==> flow/design.v <==
`timescale 1ns/10ps
module  SOBEL(clk,reset,busy,ready,iaddr,idata,cdata_rd,cdata_wr,caddr_rd,caddr_wr,cwr,crd,csel	);
	input clk,reset;
	input ready;
	input [7:0] idata;
	input [7:0] cdata_rd;
	output reg busy;
	output reg [16:0] iaddr;
	output reg [7:0] cdata_wr;
	output [15:0] caddr_rd;
	output reg [15:0] caddr_wr;
	output reg cwr;
	output crd;
	output reg [1:0] csel;
	assign caddr_rd = 16'd0;
	assign crd = 1'b0;
	localparam IDLE = 2'd0, READ = 2'd1, WRITE = 2'd2, DONE = 2'd3;
	reg [1:0] state;
	reg [3:0] count;
	reg [16:0] count_iaddr;    
	reg [16:0] w_count;        
	reg [71:0] pixel_value;    
	reg [7:0] sobel_x;
	wire [71:0] win = {idata, pixel_value[63:0]};
	wire [7:0] p0 = win[7:0],   p1 = win[15:8],  p2 = win[23:16];
	wire [7:0] p3 = win[31:24], p5 = win[47:40];
	wire [7:0] p6 = win[55:48], p7 = win[63:56], p8 = win[71:64];
	wire signed [11:0] gx = $signed({4'b0, p0}) + $signed({3'b0, p3, 1'b0}) + $signed({4'b0, p6})
	                      - $signed({3'b0, p5, 1'b0}) - $signed({4'b0, p2}) - $signed({4'b0, p8});
	wire signed [11:0] gy_r = $signed({4'b0, pixel_value[7:0]}) + $signed({3'b0, pixel_value[15:8], 1'b0}) + $signed({4'b0, pixel_value[23:16]})
	                        - $signed({3'b0, pixel_value[63:56], 1'b0}) - $signed({4'b0, pixel_value[55:48]}) - $signed({4'b0, pixel_value[71:64]});
	function [7:0] clamp(input signed [11:0] v);
		if (v > 255) clamp = 8'd255;
		else if (v < 0) clamp = 8'd0;
		else clamp = v[7:0];
	endfunction
	wire [8:0] temp_combine = sobel_x + cdata_wr + 9'd1;
	always @(posedge clk)
	begin
		if (reset) begin
			state <= IDLE;
			busy <= 1'b0;
			cwr <= 1'b0;
			csel <= 2'b00;
			count <= 4'd0;
			iaddr <= 17'd0;
			count_iaddr <= 17'd0;
			w_count <= 17'd0;
			caddr_wr <= 16'd0;
			cdata_wr <= 8'd0;
		end
		else begin
			case (state)
			IDLE: begin
				if (ready) begin
					busy <= 1'b1;
					state <= READ;
					count <= 4'd0;
					count_iaddr <= 17'd0;
					iaddr <= 17'd0;
					w_count <= 17'd0;
				end
			end
			READ: begin
				pixel_value[count*8 +: 8] <= idata;
				if (count == 4'd8) begin
					cwr <= 1'b1;
					csel <= 2'b01;
					cdata_wr <= clamp(gx);
					sobel_x <= clamp(gx);
					caddr_wr <= w_count[15:0];
					state <= WRITE;
				end
				else begin
					if (count == 4'd2 || count == 4'd5)
						iaddr <= iaddr + 17'd256;
					else
						iaddr <= iaddr + 17'd1;
					count <= count + 4'd1;
				end
			end
			WRITE: begin
				if (csel == 2'b01) begin
					csel <= 2'b10;
					cdata_wr <= clamp(gy_r);
				end
				else if (csel == 2'b10) begin
					csel <= 2'b11;
					cdata_wr <= temp_combine[8:1];
				end
				else begin
					cwr <= 1'b0;
					csel <= 2'b00;
					count <= 4'd0;
					w_count <= w_count + 17'd1;
					if (w_count == 17'd65535) begin
						busy <= 1'b0;
						state <= DONE;
					end
					else begin
						state <= READ;
						if (count_iaddr % 258 == 255) begin
							count_iaddr <= count_iaddr + 17'd3;
							iaddr <= count_iaddr + 17'd3;
						end
						else begin
							count_iaddr <= count_iaddr + 17'd1;
							iaddr <= count_iaddr + 17'd1;
						end
					end
				end
			end
			default: ;
			endcase
		end
	end
endmodule
Subject: tool reports on SOBEL

Hi,

From RTL to reports: SOBEL

Module SOBEL before and after one edit of its RTL, step after step.
"unedited" refers to lines of the RTL above, "edited" to lines of the edited file.
"change" is "edited" less "unedited", of the values as shown; "relative change" is that difference over "unedited", in percent.
Library cell names are shortened.
A cell with -- has no value.

Top: SOBEL
Clock: clk
Cell library: sky130hd
Library corner: tt_025C_1v80

Diff

The edit as a unified diff against the file above.
The edit is scripted: it alters the design's behaviour and was not made to optimise anything.

```diff
@@ -22,5 +22,6 @@
 	reg [71:0] pixel_value;    
 	reg [7:0] sobel_x;
-	wire [71:0] win = {idata, pixel_value[63:0]};
+	reg [71:0] win;
+	always @(posedge clk) win <= {idata, pixel_value[63:0]};
 	wire [7:0] p0 = win[7:0],   p1 = win[15:8],  p2 = win[23:16];
 	wire [7:0] p3 = win[31:24], p5 = win[47:40];
```

After elaboration

Counts by Yosys on the flattened word-level netlist (proc, flatten, opt, wreduce; memories kept). Register bits leave out memories and registers merged into their read ports (data or address). Print and check cells are left out. Cells with the same type and inputs are merged into one.

Word-level totals:

| what                            | unedited | edited | change | relative change (%) |
| input port bits                 | 19       | 19     | 0      | 0.00 |
| output and inout bits           | 62       | 62     | 0      | 0.00 |
| register bits after elaboration | 165      | 237    | +72    | +43.64 |

Operators by class:

| what                      | unedited | edited | change | relative change (%) |
| div/mod/pow operators     | 1        | 1      | 0      | 0.00 |
| equal/unequal tests       | 17       | 17     | 0      | 0.00 |
| add/subtract/negate cells | 19       | 19     | 0      | 0.00 |
| $lt $le $gt $ge           | 4        | 4      | 0      | 0.00 |
| bitwise operators         | 4        | 4      | 0      | 0.00 |
| shift-type cells          | 2        | 2      | 0      | 0.00 |
| reduce/logical cells      | 17       | 17     | 0      | 0.00 |
| mux-type cells            | 44       | 44     | 0      | 0.00 |

Operator kinds equal on both sides are left out: 50.

Depth

Depth = most cells in a row (Yosys ltp): at word level without a register or memory, in the mapped netlist without a sequential cell, where the memories' decode and read muxes count.

Depth:

| what                    | unedited | edited | change | relative change (%) |
| depth after elaboration | 10       | 10     | 0      | 0.00 |
| ABC_AREA                | 0        | 0      | --     | -- |
| depth in mapped cells   | 42       | 37     | -5     | -11.90 |

Netlist

Yosys stat after the flow's synthesis: flattened, memories mapped to cells. It holds for the ABC_AREA given above (unset counts as 0); a run with the other value may have another netlist.

Cell types:

| cell     | unedited | edited | change | relative change (%) |
| dfxtp_1  | 86       | 134    | +48    | +55.81 |
| mux2_2   | 3        | 27     | +24    | +800.00 |
| a21oi_1  | 92       | 109    | +17    | +18.48 |
| nand2_1  | 147      | 139    | -8     | -5.44 |
| o21ai_0  | 67       | 59     | -8     | -11.94 |
| o31ai_1  | 11       | 4      | -7     | -63.64 |
| a31oi_1  | 12       | 7      | -5     | -41.67 |
| nor4_1   | 10       | 5      | -5     | -50.00 |
| a211oi_1 | 7        | 12     | +5     | +71.43 |
| inv_1    | 111      | 107    | -4     | -3.60 |
| nand3_1  | 32       | 36     | +4     | +12.50 |
| a31o_2   | 2        | 6      | +4     | +200.00 |
| nor2_1   | 153      | 150    | -3     | -1.96 |
| xnor2_1  | 38       | 41     | +3     | +7.89 |
| xor2_1   | 22       | 25     | +3     | +13.64 |
| or3_1    | 16       | 13     | -3     | -18.75 |
| mux2i_1  | 12       | 9      | -3     | -25.00 |
| a22oi_1  | 10       | 7      | -3     | -30.00 |

Cell types equal on both sides are left out: 22.
The list need not be complete.

Synthesis totals:

| what                                | unedited | edited  | change  | relative change (%) |
| flip-flops                          | 158      | 206     | +48     | +30.38 |
| mapped area (sq um)                 | 12320.6  | 13380.3 | +1059.7 | +8.60 |
| mapped cells                        | 1416     | 1456    | +40     | +2.82 |
| sequential part of the area (sq um) | 3883.7   | 4844.6  | +960.9  | +24.74 |

Worst setup path after synthesis

OpenSTA on the mapped netlist: ideal clock, no wires. The path of least setup slack (recovery checks aside). Input and output delay are each 20% of the period. Register names are those of the netlist, which keeps one name where synthesis merged equal registers.

Path post-synthesis:

| what                                | unedited                | edited                  | change | relative change (%) |
| path type                           | reg2reg                 | reg2reg                 | --     | -- |
| start point                         | register count_iaddr[9] | register count_iaddr[8] | --     | -- |
| end point                           | register iaddr[14]      | register iaddr[12]      | --     | -- |
| clock period (ps)                   | 9600                    | 9600                    | 0      | 0.00 |
| time at the first pin (ps)          | 0                       | 0                       | 0      | -- |
| slack (ps)                          | 907                     | 953                     | +46    | -- |
| required time (ps)                  | 9529                    | 9535                    | +6     | +0.06 |
| driving pins on the path            | 37                      | 34                      | -3     | -8.11 |
| arrival time (ps)                   | 8623                    | 8582                    | -41    | -0.48 |
| path delay (ps)                     | 8694                    | 8647                    | -47    | -0.54 |
| period reached after synthesis (ps) | 8693                    | 8647                    | -46    | -0.53 |

"path delay" = arrival - input delay + setup time.
"driving pins on the path": output pins that drive a net of the path, with the launching flip-flop's if there is one; two outputs of one cell count as two.
"period reached after synthesis" is the clock period less the worst setup slack; recovery checks do not enter. This is arithmetic on one report: input and output delays are still those of the set period (20% each).
The rows between start and end are the longest chain of elaborated cells between them; the timing report does not say that the signal goes this way. Where chains are equally long, one stands for them.
Each line given opens the expression or statement behind the cell; cells for indexed reads and writes are added by Yosys, which also makes memories of some case tables.
At most two assigning lines are given for a register; there are more.

On the way, post-synthesis, unedited:
Cells stage by stage: dfxtp_1 or4b_1 buf_2 or4_4 nand2_1 or3_4 o31ai_2 a211o_1 nor4_2 o311ai_2 nor3_1 o2111ai_1 a2111oi_2 o21a_1 mux2i_1 nand3_1 a21oi_2 o2111a_1 nand4_4 and3_4 nor2_1 ha_1 inv_1 nand2_1 mux2i_1 a311oi_1 o2111a_1 nand4_1 o21bai_1 a2111o_1 fa_1 nor2_1 nand3_1 or3_1 a21oi_1 o21ai_0 a21oi_1
Length of the longest elaborated chain: 7
Elaborated cells on any way between the ends: 9

RTL lines, path post-synthesis, unedited:

| what                           | line | text |
| from (decl)                    | 20   | `reg [16:0] count_iaddr;` |
| from (assign)                  | 103  | `count_iaddr <= count_iaddr + 17'd3;` |
| from (assign)                  | 107  | `count_iaddr <= count_iaddr + 17'd1;` |
| modulo 17 x 9 -> 32 bit        | 102  | `if (count_iaddr % 258 == 255) begin` |
| equality test 32 x 8 -> 1 bit  | 102  |  |
| 2-to-1 mux 17 bit              | 102  |  |
| 2-to-1 mux 17 bit              | 96   | `if (w_count == 17'd65535) begin` |
| 2-to-1 mux 17 bit              | 87   | `else if (csel == 2'b10) begin` |
| 2-to-1 mux 17 bit              | 83   | `if (csel == 2'b01) begin` |
| case mux 17 bit (select 3 bit) | 53   | `case (state)` |
| to (assign)                    | 76   | `iaddr <= iaddr + 17'd256;` |
| to (assign)                    | 78   | `iaddr <= iaddr + 17'd1;` |
| to (decl)                      | 8    | `output reg [16:0] iaddr;` |

On the way, post-synthesis, edited:
Cells stage by stage: dfxtp_1 buf_6 or4_4 a311o_1 a31oi_4 xor2_1 o311ai_1 or3_1 or3_4 a221oi_2 xor2_1 or4_4 a211oi_4 nor3_2 a211oi_4 xnor2_1 or3_1 buf_2 mux2i_4 or4_1 a31oi_2 ha_1 or2_2 nor4b_1 a211oi_1 a311o_1 fa_1 nor2_1 nand3_1 xor2_1 nand2b_1 a21oi_1 a21oi_1 nor2_1
Length of the longest elaborated chain: 7
Elaborated cells on any way between the ends: 9

RTL lines, path post-synthesis, edited:

| what                           | line | text |
| from (decl)                    | 20   | `reg [16:0] count_iaddr;` |
| from (assign)                  | 104  | `count_iaddr <= count_iaddr + 17'd3;` |
| from (assign)                  | 108  | `count_iaddr <= count_iaddr + 17'd1;` |
| modulo 17 x 9 -> 32 bit        | 103  | `if (count_iaddr % 258 == 255) begin` |
| equality test 32 x 8 -> 1 bit  | 103  |  |
| 2-to-1 mux 17 bit              | 103  |  |
| 2-to-1 mux 17 bit              | 97   | `if (w_count == 17'd65535) begin` |
| 2-to-1 mux 17 bit              | 88   | `else if (csel == 2'b10) begin` |
| 2-to-1 mux 17 bit              | 84   | `if (csel == 2'b01) begin` |
| case mux 17 bit (select 3 bit) | 54   | `case (state)` |
| to (assign)                    | 77   | `iaddr <= iaddr + 17'd256;` |
| to (assign)                    | 79   | `iaddr <= iaddr + 17'd1;` |
| to (decl)                      | 8    | `output reg [16:0] iaddr;` |

Path in the finished layout

From the final timing report of each run of pair 1: the path of least setup slack in the routed layout; clock arrival at registers is part of the times.
The path's times are printed in steps of 10 ps; the period is the one set.

Path after layout:

| what                       | unedited                 | edited                   | change | relative change (%) |
| path type                  | reg2reg                  | reg2reg                  | --     | -- |
| start point                | register count_iaddr[13] | register count_iaddr[14] | --     | -- |
| end point                  | register iaddr[14]       | register iaddr[7]        | --     | -- |
| driving pins on the path   | 38                       | 33                       | -5     | -13.16 |
| arrival time (ps)          | 9250                     | 9290                     | +40    | +0.43 |
| time at the first pin (ps) | 430                      | 500                      | +70    | +16.28 |
| clock period (ps)          | 9300                     | 9300                     | 0      | 0.00 |
| slack (ps)                 | 410                      | 430                      | +20    | -- |
| required time (ps)         | 9660                     | 9720                     | +60    | +0.62 |

The rows between start and end are the longest chain of elaborated cells between them; the timing report does not say that the signal goes this way. Where chains are equally long, one stands for them.
At most two assigning lines are given for a register; there are more.

On the way, after layout, unedited:
Cells stage by stage: dfxtp_2 or4_4 nor4_4 buf_4 nor2_1 or3_4 a2111oi_4 a211oi_4 a211o_1 o31a_1 buf_4 o211ai_1 o211ai_1 a2111oi_4 o21a_1 mux2i_4 nand2b_4 o21ba_2 (+2 left out) and3_4 nor2_4 ha_2 buf_4 buf_4 a311oi_1 o2111a_1 nand4_1 o21bai_2 a2111o_1 fa_2 nor2_2 buf_4 nand3_2 or3_1 a21oi_2 o21ai_0 a21oi_1
Length of the longest elaborated chain: 7
Elaborated cells on any way between the ends: 9

RTL lines, path after layout, unedited:

| what                           | line | text |
| from (decl)                    | 20   | `reg [16:0] count_iaddr;` |
| from (assign)                  | 103  | `count_iaddr <= count_iaddr + 17'd3;` |
| from (assign)                  | 107  | `count_iaddr <= count_iaddr + 17'd1;` |
| modulo 17 x 9 -> 32 bit        | 102  | `if (count_iaddr % 258 == 255) begin` |
| equality test 32 x 8 -> 1 bit  | 102  |  |
| 2-to-1 mux 17 bit              | 102  |  |
| 2-to-1 mux 17 bit              | 96   | `if (w_count == 17'd65535) begin` |
| 2-to-1 mux 17 bit              | 87   | `else if (csel == 2'b10) begin` |
| 2-to-1 mux 17 bit              | 83   | `if (csel == 2'b01) begin` |
| case mux 17 bit (select 3 bit) | 53   | `case (state)` |
| to (assign)                    | 76   | `iaddr <= iaddr + 17'd256;` |
| to (assign)                    | 78   | `iaddr <= iaddr + 17'd1;` |
| to (decl)                      | 8    | `output reg [16:0] iaddr;` |

On the way, after layout, edited:
Cells stage by stage: dfxtp_1 or4b_1 a311o_1 a31oi_4 xnor2_1 or4_1 a31o_2 or3_4 a221oi_4 xor2_1 or4_4 a211oi_4 nor3_2 a211oi_4 buf_4 xor2_2 a311oi_1 or2_0 or4_1 a31oi_4 ha_1 or2_2 nor4b_2 a211oi_2 a311oi_1 ha_1 a21o_1 buf_4 and4_1 xnor2_1 nor2_1 o21ai_0 a21oi_1
Length of the longest elaborated chain: 7
Elaborated cells on any way between the ends: 7
Source lines of those cells: 5

RTL lines, path after layout, edited:

| what                           | line | text |
| from (decl)                    | 20   | `reg [16:0] count_iaddr;` |
| from (assign)                  | 104  | `count_iaddr <= count_iaddr + 17'd3;` |
| from (assign)                  | 108  | `count_iaddr <= count_iaddr + 17'd1;` |
| modulo 17 x 9 -> 32 bit        | 103  | `if (count_iaddr % 258 == 255) begin` |
| equality test 32 x 8 -> 1 bit  | 103  |  |
| 2-to-1 mux 17 bit              | 103  |  |
| 2-to-1 mux 17 bit              | 97   | `if (w_count == 17'd65535) begin` |
| 2-to-1 mux 17 bit              | 88   | `else if (csel == 2'b10) begin` |
| 2-to-1 mux 17 bit              | 84   | `if (csel == 2'b01) begin` |
| case mux 17 bit (select 3 bit) | 54   | `case (state)` |
| to (assign)                    | 77   | `iaddr <= iaddr + 17'd256;` |
| to (assign)                    | 79   | `iaddr <= iaddr + 17'd1;` |
| to (decl)                      | 8    | `output reg [16:0] iaddr;` |

Measured runs

Both versions went through the flow (Yosys, OpenROAD) with the same settings in each pair. Constraints: input delay and output delay 20% of the set period each, output load 0.01 pF.

Flow settings, pair 1:
period_ns: 9.3
CAP_MARGIN: 20
CORE_MARGIN: 2
CORE_UTILIZATION: 40
SLEW_MARGIN: 20

Final reports, pair 1:

| what                                     | unedited | edited   | change    | relative change (%) |
| achieved clock period (ps)               | 8890     | 8871     | -19       | -0.21 |
| setup total negative slack (ps)          | 0        | 0        | 0         | -- |
| full die area (sq um)                    | 32222.0  | 34929.7  | +2707.7   | +8.40 |
| worst setup slack after layout (ps)      | 410      | 429      | +19       | -- |
| post-layout utilization (%)              | 48.6     | 47.5     | -1.1      | -- |
| power (W)                                | 0.001919 | 0.002394 | +0.000475 | +24.75 |
| final worst hold slack (ps)              | 462      | 365      | -97       | -- |
| mapped cell area after synthesis (sq um) | 12320.6  | 13380.3  | +1059.7   | +8.60 |
| standard-cell area after layout (sq um)  | 14794.2  | 15541.2  | +747.0    | +5.05 |

Flow settings, pair 2:
ABC_AREA: 0
CAP_MARGIN: 0
CORE_ASPECT_RATIO: 0.68
CORE_UTILIZATION: 47
CTS_CLUSTER_SIZE: 46
GPL_ROUTABILITY_DRIVEN: 1
SETUP_SLACK_MARGIN: 0.47
period_ns: 11.1
CORE_MARGIN: 2
SLEW_MARGIN: 20

Final reports, pair 2:

| what                                     | unedited | edited   | change    | relative change (%) |
| achieved clock period (ps)               | 10044    | 9987     | -57       | -0.57 |
| setup total negative slack (ps)          | 0        | 0        | 0         | -- |
| full die area (sq um)                    | 27548.8  | 29859.4  | +2310.6   | +8.39 |
| worst setup slack after layout (ps)      | 1056     | 1113     | +57       | -- |
| post-layout utilization (%)              | 54.3     | 53.4     | -0.9      | -- |
| power (W)                                | 0.001628 | 0.001912 | +0.000284 | +17.44 |
| final worst hold slack (ps)              | 459      | 372      | -87       | -- |
| mapped cell area after synthesis (sq um) | 12320.6  | 13380.3  | +1059.7   | +8.60 |
| standard-cell area after layout (sq um)  | 13892.1  | 14826.7  | +934.6    | +6.73 |

"achieved clock period" is the run's clock period less its worst setup slack. It is reckoned from that one timing run; input and output delays stay at 20% of the period that was set.
"power": no workload was simulated; the value follows from the tool's default switching activity.

Regards
